==> flow/design.v <==
module converter (
    input wire [15:0] fixed_in,     
    output reg [15:0] float_out     
);
    reg sign;                       
    reg [4:0] exponent;             
    reg [10:0] mantissa;            
    reg [15:0] magnitude;           
    reg [4:0] leading_one;          
    always @(*) begin
        sign = fixed_in[15];                        
        magnitude = sign ? (~fixed_in + 1) : fixed_in;  
        casez (magnitude)
            16'b1???????????????: leading_one = 5'd15;
            16'b01??????????????: leading_one = 5'd14;
            16'b001?????????????: leading_one = 5'd13;
            16'b0001????????????: leading_one = 5'd12;
            16'b00001???????????: leading_one = 5'd11;
            16'b000001??????????: leading_one = 5'd10;
            16'b0000001?????????: leading_one = 5'd9;
            16'b00000001????????: leading_one = 5'd8;
            16'b000000001???????: leading_one = 5'd7;
            16'b0000000001??????: leading_one = 5'd6;
            16'b00000000001?????: leading_one = 5'd5;
            16'b000000000001????: leading_one = 5'd4;
            16'b0000000000001???: leading_one = 5'd3;
            16'b00000000000001??: leading_one = 5'd2;
            16'b000000000000001?: leading_one = 5'd1;
            16'b0000000000000001: leading_one = 5'd0;
            default: leading_one = 5'd0;
        endcase
        if (magnitude == 16'b0) begin
            exponent = 5'd0;     
            mantissa = 10'd0;
        end else begin
            exponent = 5'd15 + leading_one;  
            mantissa = (magnitude << (15 - leading_one)) >> 5; 
        end
        float_out = {sign, exponent, mantissa[9:0]};
    end
endmodule
`timescale 1ns / 1ps
module fifo #(
    parameter DATA_WIDTH = 8,
    parameter FIFO_DEPTH = 16
) (
    input wire clk,               
    input wire write_reset,      
    input wire write_enable,
    input wire [DATA_WIDTH-1:0] write_data,
    input wire fast_clk,          
    input wire read_reset,
    input wire read_enable,
    output reg [DATA_WIDTH-1:0] read_data,
    output reg empty_flag,
    output reg full_flag
);
    localparam POINTER_WIDTH = $clog2(FIFO_DEPTH);
    reg [DATA_WIDTH-1:0] memory[FIFO_DEPTH-1:0];
    reg [POINTER_WIDTH:0] write_pointer;
    reg [POINTER_WIDTH:0] write_pointer_gray;
    reg [POINTER_WIDTH:0] read_pointer_gray_sync_w;
    reg [POINTER_WIDTH:0] read_pointer;
    reg [POINTER_WIDTH:0] read_pointer_gray;
    reg [POINTER_WIDTH:0] write_pointer_gray_sync_r;
    always @(posedge clk or posedge write_reset) begin
        if (write_reset) begin
            write_pointer <= 0;
            write_pointer_gray <= 0;
        end else if (write_enable && !full_flag) begin
            memory[write_pointer[POINTER_WIDTH-1:0]] <= write_data;
            write_pointer <= write_pointer + 1;
            write_pointer_gray <= (write_pointer + 1) ^ ((write_pointer + 1) >> 1);  
        end
    end
    always @(posedge fast_clk or posedge read_reset) begin
        if (read_reset) begin
            read_pointer <= 0;
            read_pointer_gray <= 0;
        end else if (read_enable && !empty_flag) begin
            read_data <= memory[read_pointer[POINTER_WIDTH-1:0]];
            read_pointer <= read_pointer + 1;
            read_pointer_gray <= (read_pointer + 1) ^ ((read_pointer + 1) >> 1);  
        end
    end
    always @(posedge clk) begin
        read_pointer_gray_sync_w <= read_pointer_gray;  
    end
    always @(posedge fast_clk) begin
        write_pointer_gray_sync_r <= write_pointer_gray;  
    end
    always @(*) begin
        empty_flag = (read_pointer_gray == write_pointer_gray_sync_r);
        full_flag = (write_pointer_gray == {~read_pointer_gray_sync_w[POINTER_WIDTH:POINTER_WIDTH-1], read_pointer_gray_sync_w[POINTER_WIDTH-2:0]});
    end
endmodule
module imem (
    input wire clk,                        
    input wire rst,                        
    input wire shift_enable,               
    input wire [15:0] new_value,           
    output reg [1023:0] data_out           
);
    reg [15:0] memory [0:63];
    integer i;
    always @(posedge clk or posedge rst) begin
        if (rst) begin
            for (i = 0; i < 64; i = i + 1) begin
                memory[i] <= 16'b0;
            end
        end else if (shift_enable) begin
            for (i = 63; i > 0; i = i - 1) begin
                memory[i] <= memory[i-1];
            end
            memory[0] <= new_value;
        end
    end
    always @(posedge clk or posedge rst) begin
        if (rst) begin
            data_out <= 1024'b0;
        end else begin
            for (i = 0; i < 64; i = i + 1) begin
                data_out[(i*16) +: 16] <= memory[i];
            end
        end
    end
endmodule
module multiplier (
	input wire [15:0] a,
	input wire [15:0] b,
	output reg [31:0] product
);
	always @(*) begin
    	product = a * b;   
	end
endmodule
module alu_mac (
	input wire clk,
	input wire reset,
	input wire [1023:0] d,    	 
	input wire [1023:0] cmem, 	 
	output reg [31:0] out,    	 
	output reg done           	 
);
	reg [5:0] tap_index;      	 
	reg [31:0] sum;           	 
	wire [31:0] product;      	 
	wire [15:0] d_element;    	 
	wire [15:0] cmem_element; 	 
	assign d_element = d[(tap_index * 16) +: 16];
	assign cmem_element = cmem[(tap_index * 16) +: 16];
	multiplier mult_inst (
    	.a(d_element),
    	.b(cmem_element),
    	.product(product)
	);
	always @(posedge clk or posedge reset) begin
    	if (reset) begin
        	sum <= 32'b0;            
        	tap_index <= 6'b0;      
        	out <= 32'b0;           
        	done <= 1'b0;           
    	end else begin
        	if (tap_index < 63) begin
            	sum <= sum + product;   
            	tap_index <= tap_index + 1;  
            	done <= 1'b0;          
        	end else begin
            	sum <= sum + product;   
            	out <= sum;             
            	tap_index <= 6'b0;      
            	sum <= 32'b0;           
            	done <= 1'b1;           
        	end
    	end
	end
endmodule
module control (
    input wire clk,                  
    input wire fast_clk,             
    input wire reset,                
    input wire fifo_full,            
    input wire fifo_empty,           
    input wire mac_done,             
    output reg write_enable,         
    output reg read_enable,          
    output reg shift_enable,         
    output reg start_mac,            
    output reg done                  
);
    reg reset_sync1_clk, reset_sync2_clk;
    always @(posedge clk) begin
        reset_sync1_clk <= reset;
        reset_sync2_clk <= reset_sync1_clk;
    end
    wire synced_reset_clk = reset_sync2_clk;
    reg reset_sync1_fast, reset_sync2_fast;
    always @(posedge fast_clk) begin
        reset_sync1_fast <= reset;
        reset_sync2_fast <= reset_sync1_fast;
    end
    wire synced_reset_fast = reset_sync2_fast;
    typedef enum logic [1:0] {
        WRITE_IDLE,    
        FIFO_WRITE     
    } write_state_t;
    write_state_t write_state, next_write_state;
    typedef enum logic [2:0] {
        READ_IDLE,     
        FIFO_READ,     
        IMEM_SHIFT,    
        START_MAC,     
        WAIT_DONE      
    } read_state_t;
    read_state_t read_state, next_read_state;
    always @(posedge clk or posedge synced_reset_clk) begin
        if (synced_reset_clk) begin
            write_state <= WRITE_IDLE;
        end else begin
            write_state <= next_write_state;
        end
    end
    always @(*) begin
        case (write_state)
            WRITE_IDLE: begin
                if (!fifo_full)
                    next_write_state = FIFO_WRITE;  
                else
                    next_write_state = WRITE_IDLE;
            end
            FIFO_WRITE: begin
                if (fifo_full)
                    next_write_state = WRITE_IDLE;  
                else
                    next_write_state = FIFO_WRITE;
            end
            default: next_write_state = WRITE_IDLE;
        endcase
    end
    always @(posedge clk or posedge synced_reset_clk) begin
        if (synced_reset_clk) begin
            write_enable <= 1'b0;
        end else begin
            write_enable <= (write_state == FIFO_WRITE);
        end
    end
    always @(posedge fast_clk or posedge synced_reset_fast) begin
        if (synced_reset_fast) begin
            read_state <= READ_IDLE;
        end else begin
            read_state <= next_read_state;
        end
    end
    always @(*) begin
        case (read_state)
            READ_IDLE: begin
                if (!fifo_empty)
                    next_read_state = FIFO_READ;  
                else
                    next_read_state = READ_IDLE;
            end
            FIFO_READ: begin
                next_read_state = IMEM_SHIFT;     
            end
            IMEM_SHIFT: begin
                next_read_state = START_MAC;      
            end
            START_MAC: begin
                next_read_state = WAIT_DONE;      
            end
            WAIT_DONE: begin
                if (mac_done)
                    next_read_state = READ_IDLE;  
                else
                    next_read_state = WAIT_DONE;
            end
            default: next_read_state = READ_IDLE;
        endcase
    end
    always @(posedge fast_clk or posedge synced_reset_fast) begin
        if (synced_reset_fast) begin
            read_enable <= 1'b0;
            shift_enable <= 1'b0;
            start_mac <= 1'b0;
            done <= 1'b0;
        end else begin
            read_enable <= (read_state == FIFO_READ);
            shift_enable <= (read_state == IMEM_SHIFT);
            start_mac <= (read_state == START_MAC);
            done <= (read_state == WAIT_DONE && mac_done);
        end
    end
endmodule
module datapath (
    input wire clk,                   
    input wire fast_clk,              
    input wire reset,                 
    input wire write_enable,          
    input wire read_enable,           
    input wire shift_enable,          
    input wire cen,                   
    input wire wen,                   
    input wire [5:0] addr,            
    input wire [15:0] input_data,     
    input wire [1023:0] cmem_data_in,  
    output wire [31:0] result,        
    output wire fifo_empty,           
    output wire fifo_full,            
    output wire done                  
);
    wire [15:0] fifo_out;             
    wire [15:0] float_data;           
    wire [1023:0] imem_data;          
    wire [1023:0] cmem_flat_data;     
    wire [31:0] alu_out;              
    wire mac_done;                    
    fifo #(
        .DATA_WIDTH(16),
        .FIFO_DEPTH(64)
    ) fifo_inst (
        .clk(clk),
        .write_reset(reset),
        .write_enable(write_enable),
        .write_data(input_data),
        .fast_clk(fast_clk),
        .read_reset(reset),
        .read_enable(read_enable),
        .read_data(fifo_out),
        .empty_flag(fifo_empty),
        .full_flag(fifo_full)
    );
    converter converter_inst (
        .fixed_in(fifo_out),        
        .float_out(float_data)      
    );
    imem imem_inst (
        .clk(clk),
        .rst(reset),
        .shift_enable(shift_enable),
        .new_value(float_data),     
        .data_out(imem_data)
    );
    assign cmem_flat_data = cmem_data_in;
    alu_mac alu_mac_inst (
        .clk(fast_clk),
        .reset(reset),
        .d(imem_data),               
        .cmem(cmem_flat_data),       
        .out(alu_out),
        .done(mac_done)
    );
    assign result = alu_out;
    assign done = mac_done;
endmodule
module top_module (
    input wire clk,                 
    input wire reset,               
    input wire [15:0] input_data,   
    input wire [1023:0] cmem_data_in,  
    output wire [31:0] result,      
    output wire done                
);
    wire write_enable;      
    wire read_enable;       
    wire shift_enable;      
    wire fifo_empty;        
    wire fifo_full;         
    wire mac_done;          
    control control_inst (
        .clk(clk),
        .fast_clk(clk),
        .reset(reset),
        .fifo_full(fifo_full),
        .fifo_empty(fifo_empty),
        .mac_done(mac_done),
        .write_enable(write_enable),
        .read_enable(read_enable),
        .shift_enable(shift_enable),
        .done(done)
    );
    datapath datapath_inst (
        .clk(clk),
        .fast_clk(clk),
        .reset(reset),
        .write_enable(write_enable),
        .read_enable(read_enable),
        .shift_enable(shift_enable),
        .input_data(input_data),
        .cmem_data_in(cmem_data_in),
        .result(result),
        .fifo_empty(fifo_empty),
        .fifo_full(fifo_full),
        .done(mac_done)
    );
endmodule
# ---- Tool chain data of top_module
# Tool output for the design above, in the order of the flow.
# Line numbers count from 1 in the design file above.
# Operators carry their Yosys type and port widths (W data, S select, Z words).
# Cell names lack the library's common part.
# The mark - stands for no value.
dict set report setup {
  top_module {top_module}
  clk_port {clk}
  library {sky130hd}
  lib_corner {tt_025C_1v80}
}

# ---- Word level
# Yosys after proc, flatten, opt, wreduce and memory -nomap, before mapping. Print and check cells are not counted. Equal cells are merged and count once.
dict set report word_totals {
  mem_bits_ro 0
  elab_cells 401
  regBits 3212
  clocked_rd_ports_x_width 0
  latch_bits 0
  ram_bits 0
  input_bits 1042
  n_memories 0
}
dict set report op_classes {
  n_shift 3
  eq_ne 147
  div 0
  reduce_and_logical 76
  n_mux 13
  cmp 1
  n_mul 1
  bitwise 5
  add_sub_neg 7
}
# cell count
set op_table {}
lappend op_table {{$shiftx A1024 B11 Y16} 2}
lappend op_table {{$pmux W16 S64} 1}
lappend op_table {{$mul A16 B16 Y32} 1}
lappend op_table {{$eq A6 B6 Y1 const B} 64}
lappend op_table {{$reduce_and A3 Y1} 64}
lappend op_table {{$eq A6 B5 Y1 const B} 32}
lappend op_table {{$eq A6 B4 Y1 const B} 16}
lappend op_table {{$pmux W4 S15} 1}
lappend op_table {{$eq A6 B3 Y1 const B} 8}
lappend op_table {{$shl A16 B32 Y15} 1}
lappend op_table {{$add A32 B32 Y32} 1}
lappend op_table {{$mux W32} 1}
lappend op_table {{$eq A6 B2 Y1 const B} 4}
lappend op_table {{$eq A6 B1 Y1 const B} 3}
lappend op_table {{$add A16 B1 Y16 const B} 1}
lappend op_table {{$not A16 Y16} 1}
lappend op_table {{$logic_not A16 Y1} 1}
lappend op_table {{$add A7 B1 Y8 const B} 2}
lappend op_table {{$mux W16} 1}
lappend op_table {{$eq A15 B1 Y1 const B} 1}
lappend op_table {{$pmux W3 S5} 1}
lappend op_table {{$eq A14 B1 Y1 const B} 1}
lappend op_table {{$eq A7 B7 Y1} 2}
lappend op_table {{$xor A7 B7 Y7} 2}
lappend op_table {{$eq A13 B1 Y1 const B} 1}
lappend op_table {{$eq A12 B1 Y1 const B} 1}
lappend op_table {{$logic_not A6 Y1} 2}
lappend op_table {{$eq A11 B1 Y1 const B} 1}
# Other operator kinds: 28; their cells: 36.

# ---- Longest topological paths
# Yosys ltp: most cells in a row. Word level: on the elaborated netlist, between registers, memories and ports. Mapped: between sequential cells and ports; inverters and the memories' decode and read muxes count.
dict set report logic_depth {
  ltp_word 8
  abc_area 0
  depth_mapped 35
}

# ---- After synthesis
# Yosys stat after the flow's synthesis: flattened, memories mapped to cells. It holds for the ABC_AREA given above (unset counts as 0); a run with the other value may have another netlist.
# cell count
set types {}
lappend types {dfrtp_1 2154}
lappend types {edfxtp_1 1040}
lappend types {mux4_2 657}
lappend types {mux2_2 1058}
lappend types {fa_1 225}
lappend types {inv_1 392}
lappend types {a22oi_1 193}
lappend types {ha_1 110}
lappend types {a221oi_1 147}
lappend types {a22o_1 145}
lappend types {clkbuf_1 330}
lappend types {nor2_1 291}
lappend types {nand2_1 215}
lappend types {nand4_1 69}
lappend types {xnor2_1 43}
lappend types {xor2_1 42}
lappend types {a21oi_1 66}
lappend types {dfxtp_1 16}
# Other cell types: 74; their cells: 609.
dict set report mapped {
  ffs 3211
  synth_area_um2 132185.5
  n_buf 432
  stdcells 7802
}
# The figures by module come from a second, unflattened synthesis with its own total; it is not the netlist above.
dict set report unflattened {
  hier_cells 8286
  area_unflattened_um2 135329.8
}
# Each row is one instance without its submodules.
# module n_cells mod_area_um2 n_inst seq_area_um2
set modules {}
lappend modules {imem 3187 63611.0 1 51249.2}
lappend modules {fifo 2446 41121.9 1 32210.9}
lappend modules {alu_mac 1436 20189.4 1 1776.7}
lappend modules {multiplier 995 8598.2 1 0.0}
lappend modules {converter 201 1457.6 1 0.0}
lappend modules {control 21 351.6 1 306.5}
lappend modules {datapath 0 0.0 1 0.0}
lappend modules {top_module 0 0.0 1 0.0}

# ---- Path before layout
# OpenSTA on the mapped netlist: ideal clock, no wires. The path of least setup slack (recovery checks aside). Input and output delay are each 20% of the period. Register names are those of the netlist, which keeps one name where synthesis merged equal registers.
dict set report synth_timing {
  path_type {input-to-reg}
  start {input reset}
  end {register datapath_inst.fifo_inst.memory[31][0]}
  period_ns 12.0
  setup_time_ns 0.420
  t_required_ns 11.580
  path_delay_ns 52.183
  t_arrival_ns 54.163
  n_path_buf 0
  input_delay_ns 2.400
  slack_ns -42.583
  path_stages 3
  t_first_pin_ns 2.400
  period_less_setup_slack_ns 54.583
}
# "path_delay_ns" = arrival - input delay + setup time.
# "path_stages": output pins that drive a net of the path, with the launching flip-flop's if there is one; two outputs of one cell count as two.
# "period_less_setup_slack_ns" is the clock period less the worst setup slack; recovery checks do not enter. This is arithmetic on one report: input and output delays are still those of the set period (20% each).
# Between the ends stands the longest chain of elaborated cells between them, by number of cells; it is not shown to be the way that was timed. Of several equally long chains one is given.
# A line is the first line of the expression or statement that the cell stems from. Yosys adds cells for indexed reads and writes and turns some case tables into memories.
# Where a signal picks the word or bit written, the line may be left out of the assigning lines.
dict set report synth_between {
  path_cell_list {inv_1 -> nand2_1 -> nor2_1}
  elab_chain_len 2
  cone_cells 2
  lines_between 0
}
# element line_no
set synth_lines {}
lappend synth_lines {{start, declared} 357} ;# input wire reset,
lappend synth_lines {{$not A1 Y1} -}
lappend synth_lines {{$reduce_and A3 Y1} -}
lappend synth_lines {{end, declared} 59} ;# reg [DATA_WIDTH-1:0] memory[FIFO_DEPTH-1:0];

# ---- Worst path after layout
# Path of least setup slack in the final report of record 1 (OpenROAD, finished layout, wires in). Where an end is a register, its clock arrival counts in the times.
dict set report layout_timing {
  path_type {input-to-reg}
  start {input cmem_data_in[653]}
  end {register datapath_inst.alu_mac_inst.sum[30]}
  t_arrival_ns 10.18
  n_path_buf 3
  input_delay_ns 1.39
  period_ns 6.97
  setup_time_ns 0.11
  path_stages 28
  slack_ns -2.47
  t_first_pin_ns 1.39
  t_required_ns 7.71
}
# Between the ends stands the longest chain of elaborated cells between them, by number of cells; it is not shown to be the way that was timed. Of several equally long chains one is given.
# At most two assigning lines are given for a register; there are more.
dict set report layout_between {
  path_cell_list {clkdlybuf4s50_1 -> mux4_2 -> mux4_2 -> mux2i_4 -> nand2_1 -> o21ai_2 -> buf_8 -> clkbuf_8 -> nor2_1 -> fa_1 -> fa_1 -> fa_1 -> fa_2 -> fa_1 -> inv_1 -> fa_1 -> inv_2 -> ha_4 -> a21oi_4 -> o21bai_1 -> a21o_1 -> a21o_1 -> a221oi_2 -> a311oi_4 -> o211ai_1 -> a21oi_1 -> or3_1 -> and3b_1}
  elab_chain_len 4
  cone_cells 4
}
# element line_no
set layout_lines {}
lappend layout_lines {{start, declared} 359} ;# input wire [1023:0] cmem_data_in,
lappend layout_lines {{$shiftx A1024 B11 Y16} 151} ;# assign cmem_element = cmem[(tap_index * 16) +: 16];
lappend layout_lines {{$mul A16 B16 Y32} 134}
lappend layout_lines {{$add A32 B32 Y32} 165}
lappend layout_lines {{$mux W32} 164} ;# if (tap_index < 63) begin
lappend layout_lines {{end, assigned} 165}
lappend layout_lines {{end, assigned} 169}
lappend layout_lines {{end, declared} 146} ;# reg [31:0] sum;

; Settings and measured results of 4 stored flow runs for module top_module (sky130hd), not sorted in any way. The constraints put input and output delay at 20% of the set period each and load the outputs with 0.01 pF.
; "period_less_ws_ns" = clock period - worst setup slack. The figure is calculated, with input and output delays left at 20% of the set period.
; "worstPathTime_ns": the worst setup path's part of the clock period (all of it between registers, 20% less for each end at a port) less its slack. A launch clock that arrives late makes it longer, a capture clock that arrives late makes it shorter.
; "final_power_mw": no workload was simulated; the value follows from the tool's default switching activity.

[record 1: settings]
CAP_MARGIN = 40
CELL_PAD_IN_SITES_GLOBAL_PLACEMENT = 1
CORE_ASPECT_RATIO = 1.57
CORE_MARGIN = 3
CORE_UTILIZATION = 59
CTS_CLUSTER_DIAMETER = 313
GPL_TIMING_DRIVEN = 0
PLACE_DENSITY = 0.75
period_ns = 6.97
SLEW_MARGIN = 20
[record 1: results]
synthArea_um2 = 132185.5
total_die_area_um2 = 229905.0
post_route_stdcell_area_um2 = 166331.0
finish.utilization_frac = 0.747
worstSetupSlack_ns = -2.468
fin_tns_ns = -40.486
final_power_mw = 38.415
period_less_ws_ns = 9.438
worstPathTime_ns = 8.04
timing.worst_path_kind = input-to-reg

[record 2: settings]
CORE_UTILIZATION = 35
PLACE_DENSITY = 0.6
period_ns = 10.7
CAP_MARGIN = 20
CORE_MARGIN = 2
SLEW_MARGIN = 20
[record 2: results]
synthArea_um2 = 132185.5
total_die_area_um2 = 382604.0
post_route_stdcell_area_um2 = 162065.0
finish.utilization_frac = 0.431
worstSetupSlack_ns = 0.646
fin_tns_ns = 0.000
final_power_mw = 25.753
period_less_ws_ns = 10.054
worstPathTime_ns = 7.91
timing.worst_path_kind = input-to-reg

[record 3: settings]
CAP_MARGIN = 35
CELL_PAD_IN_SITES_GLOBAL_PLACEMENT = 0
CORE_ASPECT_RATIO = 1.36
CORE_UTILIZATION = 25
CTS_CLUSTER_DIAMETER = 267
CTS_CLUSTER_SIZE = 40
PLACE_DENSITY = 0.68
SETUP_SLACK_MARGIN = 2.55
TNS_END_PERCENT = 10
period_ns = 18.6
CORE_MARGIN = 2
SLEW_MARGIN = 20
[record 3: results]
synthArea_um2 = 132185.5
total_die_area_um2 = 534645.0
post_route_stdcell_area_um2 = 156174.0
finish.utilization_frac = 0.296
worstSetupSlack_ns = 6.473
fin_tns_ns = 0.000
final_power_mw = 11.131
period_less_ws_ns = 12.127
worstPathTime_ns = 8.41
timing.worst_path_kind = input-to-reg

[record 4: settings]
CAP_MARGIN = 10
CELL_PAD_IN_SITES_DETAIL_PLACEMENT = 1
CELL_PAD_IN_SITES_GLOBAL_PLACEMENT = 1
CORE_ASPECT_RATIO = 0.53
CORE_UTILIZATION = 52
CTS_CLUSTER_DIAMETER = 250
CTS_CLUSTER_SIZE = 83
GPL_ROUTABILITY_DRIVEN = 0
PLACE_DENSITY = 0.39
period_ns = 7.43
CORE_MARGIN = 2
SLEW_MARGIN = 20
[record 4: results]
synthArea_um2 = 132185.5
total_die_area_um2 = 258455.0
post_route_stdcell_area_um2 = 155440.0
finish.utilization_frac = 0.616
worstSetupSlack_ns = -1.428
fin_tns_ns = -18.653
final_power_mw = 26.855
period_less_ws_ns = 8.858
worstPathTime_ns = 7.37
timing.worst_path_kind = input-to-reg
